==> flow/design.v <==
module adder_floating_point(
							input logic signed [31:0]  operand_normalized_ieee_a , operand_normalized_ieee_b , 
							output logic signed [31:0]  final_sum , 
							output logic zero ,
							output logic overflow ,
							output logic underflow ,
							input logic op 
							);
logic carrynan;
logic signed [24:0]  fraction_a , fraction_b ; 
logic signed [24:0] sum ; 
logic [7:0] exponent_a , exponent_b , positive_difference , biggest_exponent;
logic signB;
always_comb
	begin
	sum = 0;
	carrynan = 0;
	overflow = 0;
	underflow = 0;
	signB=op^operand_normalized_ieee_b[31];
		fraction_a [22:0] = operand_normalized_ieee_a [22:0] ;
		fraction_a[23] = 1 ;
		fraction_a[24] = 0 ;
		exponent_a = operand_normalized_ieee_a [30:23] ;
		fraction_b [22:0] = operand_normalized_ieee_b [22:0] ;
		fraction_b[23] = 1 ;
		fraction_b[24] = 0 ;
		exponent_b = operand_normalized_ieee_b [30:23] ;
	if(exponent_a >= exponent_b)
		begin	
			positive_difference = exponent_a - exponent_b;
			fraction_b >>>= positive_difference ;
			biggest_exponent = exponent_a ; 
		end
	else 
		begin
			positive_difference = exponent_b - exponent_a;
			fraction_a>>>= positive_difference ;
			biggest_exponent = exponent_b;
		end
		if (&exponent_a & ~&exponent_b)
			final_sum = operand_normalized_ieee_a ;
		else if (&exponent_b & ~&exponent_a)
			begin	
			final_sum[30:0] = operand_normalized_ieee_b[30:0] ;
			final_sum[31] = signB ;
			end
		else if (&exponent_a & &exponent_b )
			begin
					if (operand_normalized_ieee_a[31] != signB)
							final_sum = 32'b01111111100000000000000000000001 ;
						else 
							begin
								{carrynan,final_sum[22:0]} = fraction_a + fraction_b ;
								final_sum[31] = operand_normalized_ieee_a[31];
								final_sum [30:23] = biggest_exponent ;
								if(carrynan)
									final_sum = 32'b01111111100000000000000000000001 ;
							end
			end
		else if ((operand_normalized_ieee_a==0)&(operand_normalized_ieee_b==0))
						final_sum = 32'b0;
		else if ((~&exponent_a & ~&exponent_b) & (operand_normalized_ieee_a[22:0] == operand_normalized_ieee_b[22:0]) & (operand_normalized_ieee_a[31] != signB) & (exponent_a == exponent_b) )
						final_sum = 32'b0;
			else
				begin
if(operand_normalized_ieee_a[31]==signB)
begin
		sum = fraction_a + fraction_b;	
		final_sum[31]=operand_normalized_ieee_a[31];
		if (sum[24] == 1 )
		begin
			biggest_exponent= biggest_exponent + 1 ;
			sum=sum>>1;
end					
end
else
if (exponent_a > exponent_b)
begin
			sum = fraction_a - fraction_b;	
      final_sum[31]=operand_normalized_ieee_a[31];
end
else if (exponent_a < exponent_b)
  begin
		sum = fraction_b - fraction_a;	
final_sum[31]=signB;
end
else if (fraction_a>=fraction_b)
  begin
		sum=fraction_a - fraction_b;
    final_sum[31]=operand_normalized_ieee_a[31];
end
else
  begin
		sum=fraction_b - fraction_a;
	final_sum[31]=signB;
	end
        if (sum[23]==0)
        for(int i =0 ; i<=23;i=i+1)	
        begin
          if(sum[23]==0)
          begin
            if (biggest_exponent>=1) 
            begin	
            biggest_exponent=biggest_exponent-1;
            sum=sum<<1;
            end
          end
        end
 if (sum[24] == 1 )
		begin
			biggest_exponent= biggest_exponent + 1 ;
			sum=sum>>1;
			end     
final_sum[30:23]=biggest_exponent;
final_sum[22:0]=sum[22:0];
		end
if (biggest_exponent == 0)
			begin
			underflow = 1 ; 
			end
else if (biggest_exponent > 8'd254)
			begin
			overflow = 1 ;
			end
zero = (~|final_sum);
end
endmodule
module fp_adder_top (
    input  logic        clk,
    input  logic        rst,
    input  logic        start,
    input  logic [31:0] operand_normalized_ieee_a,
    input  logic [31:0] operand_normalized_ieee_b,
    input  logic        op,
    output logic [31:0] final_sum,
    output logic        finish,
    output logic        zero,
    output logic        overflow,
    output logic        underflow
);
  logic [31:0] a_q, b_q;
  logic        op_q, valid_q;
  logic [31:0] sum_d;
  logic        zero_d, overflow_d, underflow_d;
  always_ff @(posedge clk) begin
    a_q  <= operand_normalized_ieee_a;
    b_q  <= operand_normalized_ieee_b;
    op_q <= op;
    if (rst) valid_q <= 1'b0;
    else     valid_q <= start;
  end
  adder_floating_point u_add (
      .operand_normalized_ieee_a(a_q),
      .operand_normalized_ieee_b(b_q),
      .final_sum(sum_d),
      .zero(zero_d),
      .overflow(overflow_d),
      .underflow(underflow_d),
      .op(op_q)
  );
  always_ff @(posedge clk) begin
    final_sum <= sum_d;
    zero      <= zero_d;
    overflow  <= overflow_d;
    underflow <= underflow_d;
    if (rst) finish <= 1'b0;
    else     finish <= valid_q;
  end
endmodule
## From RTL to reports: fp_adder_top

The steps from the RTL of fp_adder_top to its reports follow in flow order.
Lines are those of the file above, counted from 1.
Cell names lack the library's common part.
A cell with - has no value.

| inputs | value |
|---|---|
| design top | fp_adder_top |
| clock input | clk |
| library | sky130hd |
| library corner | tt_025C_1v80 |

## Elaborated design

Counts by Yosys on the flattened word-level netlist (proc, flatten, opt, wreduce; memories kept). Register bits leave out memories and registers merged into their read ports (data or address); mux counts leave out enables and synchronous resets folded into registers. Print and check cells are left out. Cells with the same type and inputs are merged into one.

| operators by class | value |
|---|---|
| bitwise logic cells | 9 |
| reductions and logical operators | 9 |
| shifts and indexed selects | 2 |
| order comparisons | 29 |
| multiplexer cells | 425 |
| add/sub/neg operators | 31 |
| equal/unequal tests | 4 |

Operators by type and width:

| cell | count |
|---|---|
| 2-to-1 mux 25 bit | 202 |
| 2-to-1 mux 8 bit | 206 |
| subtractor 8 x 1 -> 8 bit (second input constant) | 24 |
| >= comparator 8 x 1 -> 1 bit (second input constant) | 24 |
| 2-to-1 mux 32 bit | 5 |
| zero test 32 bit | 2 |
| subtractor 25 bit | 2 |
| >>> shifter 25 x 8 -> 25 bit | 2 |
| 2-to-1 mux 23 bit | 2 |
| OR reduction 32 bit | 1 |
| 2-to-1 mux 31 bit | 1 |
| adder 25 bit | 1 |
| >= comparator 25 bit | 1 |
| 2-to-1 mux 24 bit | 1 |
| equality test 23 bit | 1 |
| adder 8 x 1 -> 8 bit (second input constant) | 2 |
| subtractor 8 bit | 2 |
| AND reduction 8 bit | 2 |
| AND 1 bit | 8 |
| >= comparator 8 bit | 1 |
| > comparator 8 bit | 1 |
| < comparator 8 bit | 1 |
| > comparator 8 bit (second input constant) | 1 |
| equality test 8 bit | 1 |
| zero test 8 bit | 1 |
| 2-to-1 mux 1 bit | 8 |
| zero test 1 bit | 3 |
| equality test 1 bit | 1 |

Other operator kinds: 2; their cells: 2.

| storage and ports | value |
|---|---|
| register bits | 102 |

## Depth

Yosys ltp: most cells in a row. Word level: on the elaborated netlist, between registers, memories and ports. Mapped: between sequential cells and ports; inverters and the memories' decode and read muxes count.

| depth | value |
|---|---|
| word-level depth | 235 |
| ABC_AREA | 1 |
| mapped depth | 285 |
| depth with buffers taken out | 270 |

## After synthesis

Yosys stat after the flow's synthesis: flattened, memories mapped to cells. It holds for the ABC_AREA given above (unset counts as 0); a run with the other value may have another netlist.
The area totals of this step are shown rounded.

| mapped netlist | value |
|---|---|
| cell count | 5276 |
| buffers | 204 |
| flip-flops | 102 |
| cell area after synthesis | 0.027 mm^2 |

Cell types:

| cell type | count | total area (um^2) |
|---|---|---|
| nand2_1 | 1708 | 6.41E+03 |
| o21ai_0 | 596 | 2.98E+03 |
| inv_1 | 786 | 2950.33 |
| dfxtp_1 | 102 | 2.04E+03 |
| nand3_1 | 361 | 1.81E+03 |
| ha_1 | 135 | 1689.12 |
| nor2_1 | 394 | 1.48E+03 |
| a21oi_1 | 156 | 780.749 |
| nand2_2 | 104 | 650.624 |
| xor2_1 | 60 | 525.504 |
| nand4_1 | 75 | 469.2 |
| clkbuf_1 | 115 | 431.664 |
| nor2_2 | 52 | 325.312 |
| o21a_1 | 41 | 307.795 |
| or2_2 | 49 | 306.544 |
| mux2i_1 | 26 | 260.25 |
| a31oi_1 | 40 | 250.24 |
| nand3_2 | 25 | 250.24 |

Not listed: further types 47, cells in them 451.

## Path before layout

Path of least setup slack by OpenSTA after synthesis, without wires, with an ideal clock, recovery checks aside; 20% of the period is set as input and as output delay. Where synthesis merged equal registers, the netlist keeps one of their names.

| timing after synthesis | value |
|---|---|
| kind | register to register |
| start point | register a_q[23] |
| end point | register overflow |
| driving pins on the path | 267 |
| setup slack | 11278 ps |
| arrival | 28644 ps |
| required time | 39922 ps |
| clock period | 40000 ps |
| setup time | 78 ps |
| buffers on the path | 19 |
| delay of the path | 28722 ps |
| synthesis period reached | 28722 ps |

"delay of the path" is the arrival time less input delay plus setup time.
"driving pins on the path": output pins that drive a net of the path, with the launching flip-flop's if there is one; two outputs of one cell count as two.
"synthesis period reached" is the clock period less the worst setup slack; recovery checks do not enter. This is arithmetic on one report: input and output delays are still those of the set period (20% each).
Between the ends stands the longest chain of elaborated cells between them, by number of cells; it is not shown to be the way that was timed. Of several equally long chains one is given.
Each line given opens the expression or statement behind the cell; cells for indexed reads and writes are added by Yosys, which also makes memories of some case tables.

| on the way, after synthesis | value |
|---|---|
| cells stage by stage | dfxtp_1 > inv_1 > ha_1 > fa_1 > inv_1 > nand3_1 > nand2_1 > nand2_2 > nand3_4 > buf_2 > clkbuf_1 > clkbuf_1 > nor2_1 > a211oi_1 > nand2_1 > o21ai_0 > nor2_1 > o21ai_0 > [231 not listed] > ha_1 > nor2_2 > nand4_4 > nand2_2 > nand2_1 > nand3_1 > nand2_1 > inv_1 > ha_1 > nand3_1 > nor2_2 > nand2_1 > nand2_1 > nand3_2 > o21a_1 > nor2_1 > nand2_1 > nor3_1 |
| cells in the longest elaborated chain | 235 |

Ends and longest elaborated chain, after synthesis:

| what | line | source |
|---|---|---|
| start: declaration | 142 | `logic [31:0] a_q, b_q;` |
| start: assignment | 147 | `a_q  <= operand_normalized_ieee_a;` |
| subtractor 8 bit | 37 | `positive_difference = exponent_b - exponent_a;` |
| >>> shifter 25 x 8 -> 25 bit | 38 | `fraction_a>>>= positive_difference ;` |
| 2-to-1 mux 25 bit | 29 | `if(exponent_a >= exponent_b)` |
| adder 25 bit | 69 | `sum = fraction_a + fraction_b;` |
| 2-to-1 mux 8 bit | 71 | `if (sum[24] == 1 )` |
| 2-to-1 mux 8 bit | 67 | `if(operand_normalized_ieee_a[31]==signB)` |
| 2-to-1 mux 8 bit | 63 | `else if ((~&exponent_a & ~&exponent_b) & (operand_normalized_ieee_a[22:0] == operand_normalized_ieee_b[22:0]) ...` |
| [221 not listed] | - |  |
| 2-to-1 mux 8 bit | 63 |  |
| 2-to-1 mux 8 bit | 61 | `else if ((operand_normalized_ieee_a==0)&(operand_normalized_ieee_b==0))` |
| 2-to-1 mux 8 bit | 48 | `else if (&exponent_a & &exponent_b )` |
| 2-to-1 mux 8 bit | 43 | `else if (&exponent_b & ~&exponent_a)` |
| 2-to-1 mux 8 bit | 41 | `if (&exponent_a & ~&exponent_b)` |
| > comparator 8 bit | 122 | `else if (biggest_exponent > 8'd254)` |
| 2-to-1 mux 1 bit | 122 |  |
| end: assignment | 165 | `overflow  <= overflow_d;` |
| end: declaration | 139 | `output logic        overflow,` |

## Path in the finished layout

From the final timing report of flow run 3: the path of least setup slack in the routed layout; clock arrival at registers is part of the times.
The path's times are printed in steps of 10 ps; the period is the one set.

| timing after layout | value |
|---|---|
| kind | register to register |
| start point | register a_q[23] |
| end point | register zero |
| driving pins on the path | 241 |
| required time | 40300 ps |
| setup time | 60 ps |
| buffers on the path | 7 |
| clock period | 40000 ps |
| arrival | 32830 ps |
| setup slack | 7460 ps |

Between the ends stands the longest chain of elaborated cells between them, by number of cells; it is not shown to be the way that was timed. Of several equally long chains one is given.

| on the way, after layout | value |
|---|---|
| cells stage by stage | dfxtp_2 > inv_1 > ha_4 > fa_1 > inv_1 > nand3_1 > nand2_1 > nand2_4 > nand3_4 > buf_16 > nand2_1 > o21ai_1 > nor2_1 > inv_1 > o21ai_0 > o21ai_0 > nand2_1 > o21ai_0 > [205 not listed] > nand2_2 > nand2_4 > xor2_4 > inv_2 > ha_1 > nor2_2 > nand3_2 > nor2_2 > nand2_1 > o21ai_4 > nand3_2 > nor2_2 > nand2_1 > nand3_1 > nand3_1 > nor3_2 > nand3_1 > nor2_1 |
| cells in the longest elaborated chain | 235 |

Ends and longest elaborated chain, after layout:

| what | line | source |
|---|---|---|
| start: declaration | 142 | `logic [31:0] a_q, b_q;` |
| start: assignment | 147 | `a_q  <= operand_normalized_ieee_a;` |
| subtractor 8 bit | 37 | `positive_difference = exponent_b - exponent_a;` |
| >>> shifter 25 x 8 -> 25 bit | 38 | `fraction_a>>>= positive_difference ;` |
| 2-to-1 mux 25 bit | 29 | `if(exponent_a >= exponent_b)` |
| adder 25 bit | 69 | `sum = fraction_a + fraction_b;` |
| 2-to-1 mux 8 bit | 71 | `if (sum[24] == 1 )` |
| 2-to-1 mux 8 bit | 67 | `if(operand_normalized_ieee_a[31]==signB)` |
| 2-to-1 mux 8 bit | 63 | `else if ((~&exponent_a & ~&exponent_b) & (operand_normalized_ieee_a[22:0] == operand_normalized_ieee_b[22:0]) ...` |
| [221 not listed] | - |  |
| 2-to-1 mux 8 bit | 63 |  |
| 2-to-1 mux 32 bit | 61 | `else if ((operand_normalized_ieee_a==0)&(operand_normalized_ieee_b==0))` |
| 2-to-1 mux 32 bit | 48 | `else if (&exponent_a & &exponent_b )` |
| 2-to-1 mux 31 bit | 43 | `else if (&exponent_b & ~&exponent_a)` |
| 2-to-1 mux 32 bit | 41 | `if (&exponent_a & ~&exponent_b)` |
| OR reduction 32 bit | 126 | `zero = (~\|final_sum);` |
| zero test 1 bit | 126 |  |
| end: assignment | 164 | `zero      <= zero_d;` |
| end: declaration | 138 | `output logic        zero,` |

Add stored flow runs of fp_adder_top

4 stored runs of fp_adder_top in the flow (synthesis by Yosys, layout by OpenROAD, sky130hd cells), in arbitrary order. Constraints: input delay and output delay 20% of the set period each, output load 0.01 pF.
"reached clock period": clock period set for the run, less the worst setup slack. It is reckoned from that one timing run; input and output delays stay at 20% of the period that was set.
"critical path time" means the part of the period allowed to the worst setup path (the constraints hold back 20% at inputs and 20% at outputs) less its slack; where the path has registers, the arrival times of their clocks count too.
"critical path time" is known to 10 ps.
Values from the reports are rounded here.
Among the settings, . means not set for that run.
A result given as . is not shown for that run.

| stored run | ABC_AREA | CAP_MARGIN | CELL_PAD_IN_SITES_DETAIL_PLACEMENT | CELL_PAD_IN_SITES_GLOBAL_PLACEMENT | CORE_ASPECT_RATIO | CORE_MARGIN | CORE_UTILIZATION | CTS_CLUSTER_DIAMETER | CTS_CLUSTER_SIZE | GPL_ROUTABILITY_DRIVEN | MAX_ROUTING_LAYER | PLACE_DENSITY | SLEW_MARGIN | period_ns | HOLD_SLACK_MARGIN | GPL_TIMING_DRIVEN | MIN_ROUTING_LAYER | SETUP_SLACK_MARGIN | total negative slack on setup checks (ps) | setup slack of the worst path (ps) | die outline area (mm^2) | critical path time (ps) | critical path type | utilization in the final report | worst hold slack (ps) | standard-cell area of the final layout (mm^2) | Yosys chip area after synthesis (mm^2) | reached clock period (ps) |
|---|---|---|---|---|---|---|---|---|---|---|---|---|---|---|---|---|---|---|---|---|---|---|---|---|---|---|---|---|
| flow run 1 | 0 | 25 | 2 | 0 | 1.99 | 5 | 46 | 332 | 12 | 0 | met4 | 0.42 | 5 | 61.6 | . | . | . | . | . | . | . | . | . | . | . | . | . | . |
| flow run 2 | . | 20 | 2 | . | . | 2 | 52 | . | 46 | . | met5 | 0.93 | 20 | 62.9 | 0.25 | . | . | . | . | . | . | . | . | . | . | . | . | . |
| flow run 3 | 1 | 20 | . | . | 1.14 | 2 | 40 | . | . | . | . | . | 20 | 40.0 | . | 1 | met1 | 4.79 | 0 | 7500 | 0.07 | 32540 | register to register | 0.45 | 400 | 0.03 | 0.027 | 32536 |
| flow run 4 | 0 | 25 | 2 | 0 | 1.99 | 5 | 46 | . | 12 | 0 | met4 | 0.42 | 20 | 36.2 | . | . | . | . | . | . | . | . | . | . | . | . | . | . |

Flow run 1: unfinished; error GRT-0116 in routing
Flow run 2: unfinished; error DPL-0033 in placement
Flow run 4: unfinished; error DPL-0033 in placement
